==> flow/design.v <==
`timescale 1ns/1ps
module solution (
    input clk,
    input rst,
    input row_valid,
    input [281:0] row_data,
    output reg [63:0] splitters_hit,
    output reg done
);
    localparam WIDTH = 141;
    localparam HEIGHT = 142;
    localparam ROW_BITS = 282;
    reg [31:0] y;
    reg [WIDTH-1:0] active_mask;
    reg [ROW_BITS-1:0] current_row_data;
    wire [WIDTH-1:0] next_active;
    wire [15:0]      row_hit_count;  
    genvar i;
    wire [WIDTH-1:0] effective_active;
    wire [WIDTH-1:0] is_split;
    wire [WIDTH-1:0] beam_throwing_left;  
    wire [WIDTH-1:0] beam_throwing_right;  
    wire [WIDTH-1:0] beam_passing_down;    
    generate
        for (i=0; i<WIDTH; i=i+1) begin : cells
            wire [1:0] code = current_row_data[2*i+1 : 2*i];
            assign is_split[i] = (code == 2'd1);
            wire is_source = (code == 2'd2);
            assign effective_active[i] = active_mask[i] | is_source;
            assign beam_throwing_left[i]  = effective_active[i] & is_split[i];
            assign beam_throwing_right[i] = effective_active[i] & is_split[i];
            assign beam_passing_down[i]   = effective_active[i] & (~is_split[i]);
        end
    endgenerate
    generate
        for (i=0; i<WIDTH; i=i+1) begin : routing
            wire from_left;
            wire from_right;
            wire from_up;
            if (i == 0) assign from_left = 0;
            else assign from_left = beam_throwing_right[i-1];  
            if (i == WIDTH-1) assign from_right = 0;
            else assign from_right = beam_throwing_left[i+1];  
            assign from_up = beam_passing_down[i];
            assign next_active[i] = from_left | from_right | from_up;
        end
    endgenerate
    reg [15:0] pop_count;
    integer k;
    always @(*) begin
        pop_count = 0;
        for (k=0; k<WIDTH; k=k+1) begin
            if (effective_active[k] && is_split[k]) begin
                pop_count = pop_count + 1;
            end
        end
    end
    always @(posedge clk) begin
        if (rst) begin
            y <= 0;
            active_mask <= 0;
            splitters_hit <= 0;
            done <= 0;
        end else begin
            if (!done && row_valid) begin
                splitters_hit <= splitters_hit + pop_count;
                active_mask <= next_active;
                if (y == HEIGHT - 1) begin
                    done <= 1;
                end else begin
                    y <= y + 1;
                end
            end
        end
    end
    always @(*) begin
        current_row_data = row_data;
    end
endmodule
== Step by step through the tools: solution ==
The steps from the RTL of solution to its reports follow in flow order.
Lines are those of the file above, counted from 1.
Operators carry their Yosys type and port widths (W data, S select, Z words).
Not given: -

* Top module: solution
* Clock input: clk
* Library: sky130hd
* Corner: tt_025C_1v80

== After elaboration ==
Counts by Yosys on the flattened word-level netlist (proc, flatten, opt, wreduce; memories kept). Register bits leave out memories and registers merged into their read ports (data or address); mux counts leave out enables and synchronous resets folded into registers. Print and check cells are left out. Cells with the same type and inputs are merged into one.

* Flip-flop bits (word level): 238
* Output and inout port bits: 65
* Word-level cells: 1560

* $add $sub $neg: 142
* Equal/unequal tests: 283
* Mux-type cells: 141
* Bitwise logic cells: 845
* Reduce/logical cells: 145

{| class="wikitable"
|+ Operators by type and width
! operator !! number
|-
| $add A16 B1 Y16 const B || 140
|-
| $mux W16 || 140
|-
| $or A1 B1 Y1 || 421
|-
| $and A1 B1 Y1 || 282
|-
| $eq A2 B1 Y1 const B || 141
|-
| $eq A2 B2 Y1 const B || 141
|-
| $logic_and A1 B1 Y1 || 142
|-
| $not A1 Y1 || 142
|-
| $add A64 B16 Y64 || 1
|-
| $add A32 B1 Y32 const B || 1
|-
| $eq A32 B8 Y1 const B || 1
|-
| $reduce_and A2 Y1 || 2
|-
| $logic_not A1 Y1 || 1
|-
| $mux W1 || 1
|}

== Logic depth ==
Depth = most cells in a row (Yosys ltp): at word level without a register or memory, in the mapped netlist without a sequential cell, where the memories' decode and read muxes count.

* Depth in word-level cells: 285
* ABC_AREA: 0
* Gate-level depth with buffers: 471
* Gate-level depth less buffers: 470

== After synthesis ==
Yosys stat after the flow's synthesis: flattened, memories mapped to cells. It holds for the ABC_AREA given above (unset counts as 0); a run with the other value may have another netlist.
The area totals of this step are shown rounded.

* Standard cells after synthesis: 7969
* Mapped area: 58000 um2
* Sequential area: 4800 um2
* Flip-flops: 238
* Buffers: 229

{| class="wikitable"
|+ Cell types
! type !! number !! total area (um2)
|-
| sky130_fd_sc_hd__xnor2_1 || 893 || 7.82E+03
|-
| sky130_fd_sc_hd__dfxtp_1 || 238 || 4764.57
|-
| sky130_fd_sc_hd__xor2_1 || 421 || 3.69E+03
|-
| sky130_fd_sc_hd__nor2_1 || 958 || 3.6E+03
|-
| sky130_fd_sc_hd__nand2_1 || 850 || 3190.56
|-
| sky130_fd_sc_hd__xnor3_1 || 134 || 3.02E+03
|-
| sky130_fd_sc_hd__ha_1 || 160 || 2001.92
|-
| sky130_fd_sc_hd__a21oi_1 || 326 || 1.63E+03
|-
| sky130_fd_sc_hd__o21ai_0 || 295 || 1.48E+03
|-
| sky130_fd_sc_hd__nor2b_1 || 223 || 1.4E+03
|-
| sky130_fd_sc_hd__nand3_1 || 266 || 1.33E+03
|-
| sky130_fd_sc_hd__a311oi_1 || 136 || 1.19E+03
|-
| sky130_fd_sc_hd__nand3b_1 || 152 || 1.14E+03
|-
| sky130_fd_sc_hd__nor3_1 || 219 || 1.1E+03
|-
| sky130_fd_sc_hd__inv_1 || 290 || 1.09E+03
|-
| sky130_fd_sc_hd__mux2i_1 || 109 || 1.09E+03
|-
| sky130_fd_sc_hd__nand2b_1 || 171 || 1.07E+03
|-
| sky130_fd_sc_hd__xnor2_2 || 62 || 1.01E+03
|}

Other cell types: 133; their cells: 2066.

== Path before layout ==
Path of least setup slack by OpenSTA after synthesis, without wires, with an ideal clock, recovery checks aside; 20% of the period is set as input and as output delay. Where synthesis merged equal registers, the netlist keeps one of their names.

* Path kind: input -> register
* Start point: input row_data[3]
* End point: register splitters_hit[58]
* Clock period: 100.0 ns
* External input delay: 20.000 ns
* Setup time: 0.128 ns
* Data arrival time: 100.190 ns
* Required time: 99.872 ns
* Slack: -0.317 ns
* Path delay: 80.318 ns
* Driving pins on the path: 454
* Buffers on the path: 2
* Period reached after synthesis: 100.317 ns

"path delay" is the arrival time less input delay plus setup time.
"driving pins on the path" counts driving pins, that of a launching flip-flop among them; a cell with two outputs on the path counts twice.
"period reached after synthesis" = period - worst setup slack (recovery checks aside). The figure is calculated, with input and output delays left at 20% of the set period.
Between the ends stands the longest chain of elaborated cells between them, by number of cells; it is not shown to be the way that was timed. Of several equally long chains one is given.
A line is the first line of the expression or statement that the cell stems from. Yosys adds cells for indexed reads and writes and turns some case tables into memories.

* Cell sequence: sky130_fd_sc_hd__nand3b_1 -> sky130_fd_sc_hd__ha_1 -> sky130_fd_sc_hd__inv_1 -> sky130_fd_sc_hd__xnor3_2 -> sky130_fd_sc_hd__ha_1 -> sky130_fd_sc_hd__nor4bb_1 -> sky130_fd_sc_hd__a21oi_1 -> sky130_fd_sc_hd__ha_1 -> sky130_fd_sc_hd__nor4bb_1 -> sky130_fd_sc_hd__a21o_1 -> sky130_fd_sc_hd__a31oi_1 -> sky130_fd_sc_hd__xnor2_1 -> sky130_fd_sc_hd__a21oi_1 -> sky130_fd_sc_hd__ha_1 -> sky130_fd_sc_hd__or4bb_1 -> sky130_fd_sc_hd__o311ai_1 -> sky130_fd_sc_hd__a22oi_1 -> sky130_fd_sc_hd__ha_1 -> [418 not listed] -> sky130_fd_sc_hd__nand3b_1 -> sky130_fd_sc_hd__nand2_1 -> sky130_fd_sc_hd__xor2_1 -> sky130_fd_sc_hd__or3_1 -> sky130_fd_sc_hd__or3_1 -> sky130_fd_sc_hd__a21oi_1 -> sky130_fd_sc_hd__xnor3_1 -> sky130_fd_sc_hd__ha_1 -> sky130_fd_sc_hd__o21ai_0 -> sky130_fd_sc_hd__a21oi_1 -> sky130_fd_sc_hd__nand4_1 -> sky130_fd_sc_hd__nor3_1 -> sky130_fd_sc_hd__and3_1 -> sky130_fd_sc_hd__clkbuf_1 -> sky130_fd_sc_hd__nor2b_1 -> sky130_fd_sc_hd__nand4_1 -> sky130_fd_sc_hd__xor2_1 -> sky130_fd_sc_hd__nor2_1
* Length of the longest elaborated chain: 283

{| class="wikitable"
|+ Ends and longest elaborated chain, post-synthesis
! element !! RTL line !! text
|-
| start, declared || 6 || <nowiki>input [281:0] row_data,</nowiki>
|-
| $eq A2 B2 Y1 || 28 || <nowiki>wire is_source = (code == 2'd2);</nowiki>
|-
| $or A1 B1 Y1 || 29 || <nowiki>assign effective_active[i] = active_mask[i] | is_source;</nowiki>
|-
| $logic_and A1 B1 Y1 || 53 || <nowiki>if (effective_active[k] && is_split[k]) begin</nowiki>
|-
| $mux W16 || 53 ||
|-
| $add A16 B1 Y16 || 54 || <nowiki>pop_count = pop_count + 1;</nowiki>
|-
| $mux W16 || 53 ||
|-
| $add A16 B1 Y16 || 54 ||
|-
| [269 not listed] || - ||
|-
| $add A16 B1 Y16 || 54 ||
|-
| $mux W16 || 53 ||
|-
| $add A16 B1 Y16 || 54 ||
|-
| $mux W16 || 53 ||
|-
| $add A16 B1 Y16 || 54 ||
|-
| $mux W16 || 53 ||
|-
| $add A64 B16 Y64 || 66 || <nowiki>splitters_hit <= splitters_hit + pop_count;</nowiki>
|-
| end, assigned || 62 || <nowiki>splitters_hit <= 0;</nowiki>
|-
| end, assigned || 66 ||
|-
| end, declared || 7 || <nowiki>output reg [63:0] splitters_hit,</nowiki>
|}

== Timing after layout ==
Path of least setup slack in the final report of flow run A (OpenROAD, finished layout, wires in). Where an end is a register, its clock arrival counts in the times.

* Path kind: input -> register
* Start point: input row_data[7]
* End point: register splitters_hit[63]
* Clock period: 63.1 ns
* External input delay: 12.62 ns
* Setup time: 0.14 ns
* Data arrival time: 86.72 ns
* Required time: 63.63 ns
* Slack: -23.09 ns
* Driving pins on the path: 455
* Buffers on the path: 3

Between the ends stands the longest chain of elaborated cells between them, by number of cells; it is not shown to be the way that was timed. Of several equally long chains one is given.

* Cell sequence: sky130_fd_sc_hd__clkdlybuf4s50_1 -> sky130_fd_sc_hd__and3b_1 -> sky130_fd_sc_hd__xnor3_2 -> sky130_fd_sc_hd__ha_4 -> sky130_fd_sc_hd__nor4bb_4 -> sky130_fd_sc_hd__a21oi_2 -> sky130_fd_sc_hd__ha_4 -> sky130_fd_sc_hd__nor4bb_4 -> sky130_fd_sc_hd__a21o_1 -> sky130_fd_sc_hd__a31oi_4 -> sky130_fd_sc_hd__xnor2_2 -> sky130_fd_sc_hd__a21oi_2 -> sky130_fd_sc_hd__ha_1 -> sky130_fd_sc_hd__or4bb_4 -> sky130_fd_sc_hd__o311ai_4 -> sky130_fd_sc_hd__a22oi_2 -> sky130_fd_sc_hd__ha_4 -> sky130_fd_sc_hd__nand2_4 -> [419 not listed] -> sky130_fd_sc_hd__xnor2_2 -> sky130_fd_sc_hd__nand3b_1 -> sky130_fd_sc_hd__or3_4 -> sky130_fd_sc_hd__buf_6 -> sky130_fd_sc_hd__or3_4 -> sky130_fd_sc_hd__a21oi_2 -> sky130_fd_sc_hd__xnor3_1 -> sky130_fd_sc_hd__ha_4 -> sky130_fd_sc_hd__inv_2 -> sky130_fd_sc_hd__o21ai_4 -> sky130_fd_sc_hd__and3_4 -> sky130_fd_sc_hd__nand3_4 -> sky130_fd_sc_hd__nor3_4 -> sky130_fd_sc_hd__nand3_2 -> sky130_fd_sc_hd__nor2_4 -> sky130_fd_sc_hd__nand4_1 -> sky130_fd_sc_hd__xor2_1 -> sky130_fd_sc_hd__nor2_1
* Length of the longest elaborated chain: 279

{| class="wikitable"
|+ Ends and longest elaborated chain, post-layout
! element !! RTL line !! text
|-
| start, declared || 6 || <nowiki>input [281:0] row_data,</nowiki>
|-
| $eq A2 B2 Y1 || 28 || <nowiki>wire is_source = (code == 2'd2);</nowiki>
|-
| $or A1 B1 Y1 || 29 || <nowiki>assign effective_active[i] = active_mask[i] | is_source;</nowiki>
|-
| $logic_and A1 B1 Y1 || 53 || <nowiki>if (effective_active[k] && is_split[k]) begin</nowiki>
|-
| $mux W16 || 53 ||
|-
| $add A16 B1 Y16 || 54 || <nowiki>pop_count = pop_count + 1;</nowiki>
|-
| $mux W16 || 53 ||
|-
| $add A16 B1 Y16 || 54 ||
|-
| [265 not listed] || - ||
|-
| $add A16 B1 Y16 || 54 ||
|-
| $mux W16 || 53 ||
|-
| $add A16 B1 Y16 || 54 ||
|-
| $mux W16 || 53 ||
|-
| $add A16 B1 Y16 || 54 ||
|-
| $mux W16 || 53 ||
|-
| $add A64 B16 Y64 || 66 || <nowiki>splitters_hit <= splitters_hit + pop_count;</nowiki>
|-
| end, assigned || 62 || <nowiki>splitters_hit <= 0;</nowiki>
|-
| end, assigned || 66 ||
|-
| end, declared || 7 || <nowiki>output reg [63:0] splitters_hit,</nowiki>
|}

Hand-over note for solution

Module solution, platform sky130hd: 3 stored runs of the flow (Yosys, OpenROAD) with differing settings, in no particular order. Input and output delays are each 20% of the period that was set; the output load is 0.01 pF.
"period reached" = clock period - worst setup slack. The figure is calculated, with input and output delays left at 20% of the set period.
"worst path time": the worst setup path's part of the clock period (all of it between registers, 20% less for each end at a port) less its slack. A launch clock that arrives late makes it longer, a capture clock that arrives late makes it shorter.
"total power after layout" rests on the timing tool's default activity at the inputs, not on a simulated workload.
The results are shown rounded.

=== Flow run A ===
{| class="wikitable"
! Setting !! Value
|-
| CORE_ASPECT_RATIO || 0.58
|-
| CORE_UTILIZATION || 32
|-
| CTS_CLUSTER_SIZE || 57
|-
| PLACE_DENSITY_LB_ADDON || 0.12
|-
| SETUP_SLACK_MARGIN || -2.0
|-
| TNS_END_PERCENT || 45
|-
| period_ns || 63.1
|-
| CAP_MARGIN || 20
|-
| CORE_MARGIN || 2
|-
| SLEW_MARGIN || 20
|-
! Result !! Value
|-
| Chip area after synthesis (Yosys) || 58000 um2
|-
| Area of the die || 180000 um2
|-
| Standard-cell area after layout || 85000 um2
|-
| Post-route utilization || 47%
|-
| Lowest setup slack || -23 ns
|-
| Sum of negative setup slack || -1400 ns
|-
| Final worst hold slack || 0.50 ns
|-
| Total power after layout || 0.0019 W
|-
| Period reached || 86.186 ns
|-
| Worst path time || 73.57 ns
|-
| Worst setup path kind || input -> register
|}

=== Flow run B ===
{| class="wikitable"
! Setting !! Value
|-
| ABC_AREA || 1
|-
| CELL_PAD_IN_SITES_DETAIL_PLACEMENT || 2
|-
| CELL_PAD_IN_SITES_GLOBAL_PLACEMENT || 2
|-
| CORE_ASPECT_RATIO || 1.63
|-
| CORE_MARGIN || 2
|-
| CORE_UTILIZATION || 53
|-
| CTS_CLUSTER_DIAMETER || 285
|-
| GPL_TIMING_DRIVEN || 0
|-
| HOLD_SLACK_MARGIN || 0.13
|-
| MAX_ROUTING_LAYER || met5
|-
| MIN_ROUTING_LAYER || met2
|-
| PLACE_DENSITY_LB_ADDON || 0.29
|-
| SLEW_MARGIN || 5
|-
| TNS_END_PERCENT || 15
|-
| period_ns || 110.0
|-
| CAP_MARGIN || 20
|}
Did not finish, placement stopped with FLW-0024.

=== Flow run C ===
{| class="wikitable"
! Setting !! Value
|-
| CORE_UTILIZATION || 71
|-
| TNS_END_PERCENT || 70
|-
| period_ns || 100.0
|-
| CAP_MARGIN || 20
|-
| CORE_MARGIN || 2
|-
| SLEW_MARGIN || 20
|-
! Result !! Value
|-
| Chip area after synthesis (Yosys) || 58000 um2
|-
| Area of the die || 84000 um2
|-
| Standard-cell area after layout || 67000 um2
|-
| Post-route utilization || 83%
|-
| Lowest setup slack || 2.4 ns
|-
| Sum of negative setup slack || 0.000 ns
|-
| Final worst hold slack || 0.48 ns
|-
| Total power after layout || 0.00097 W
|-
| Period reached || 97.590 ns
|-
| Worst path time || 77.59 ns
|-
| Worst setup path kind || input -> register
|}

End of note.
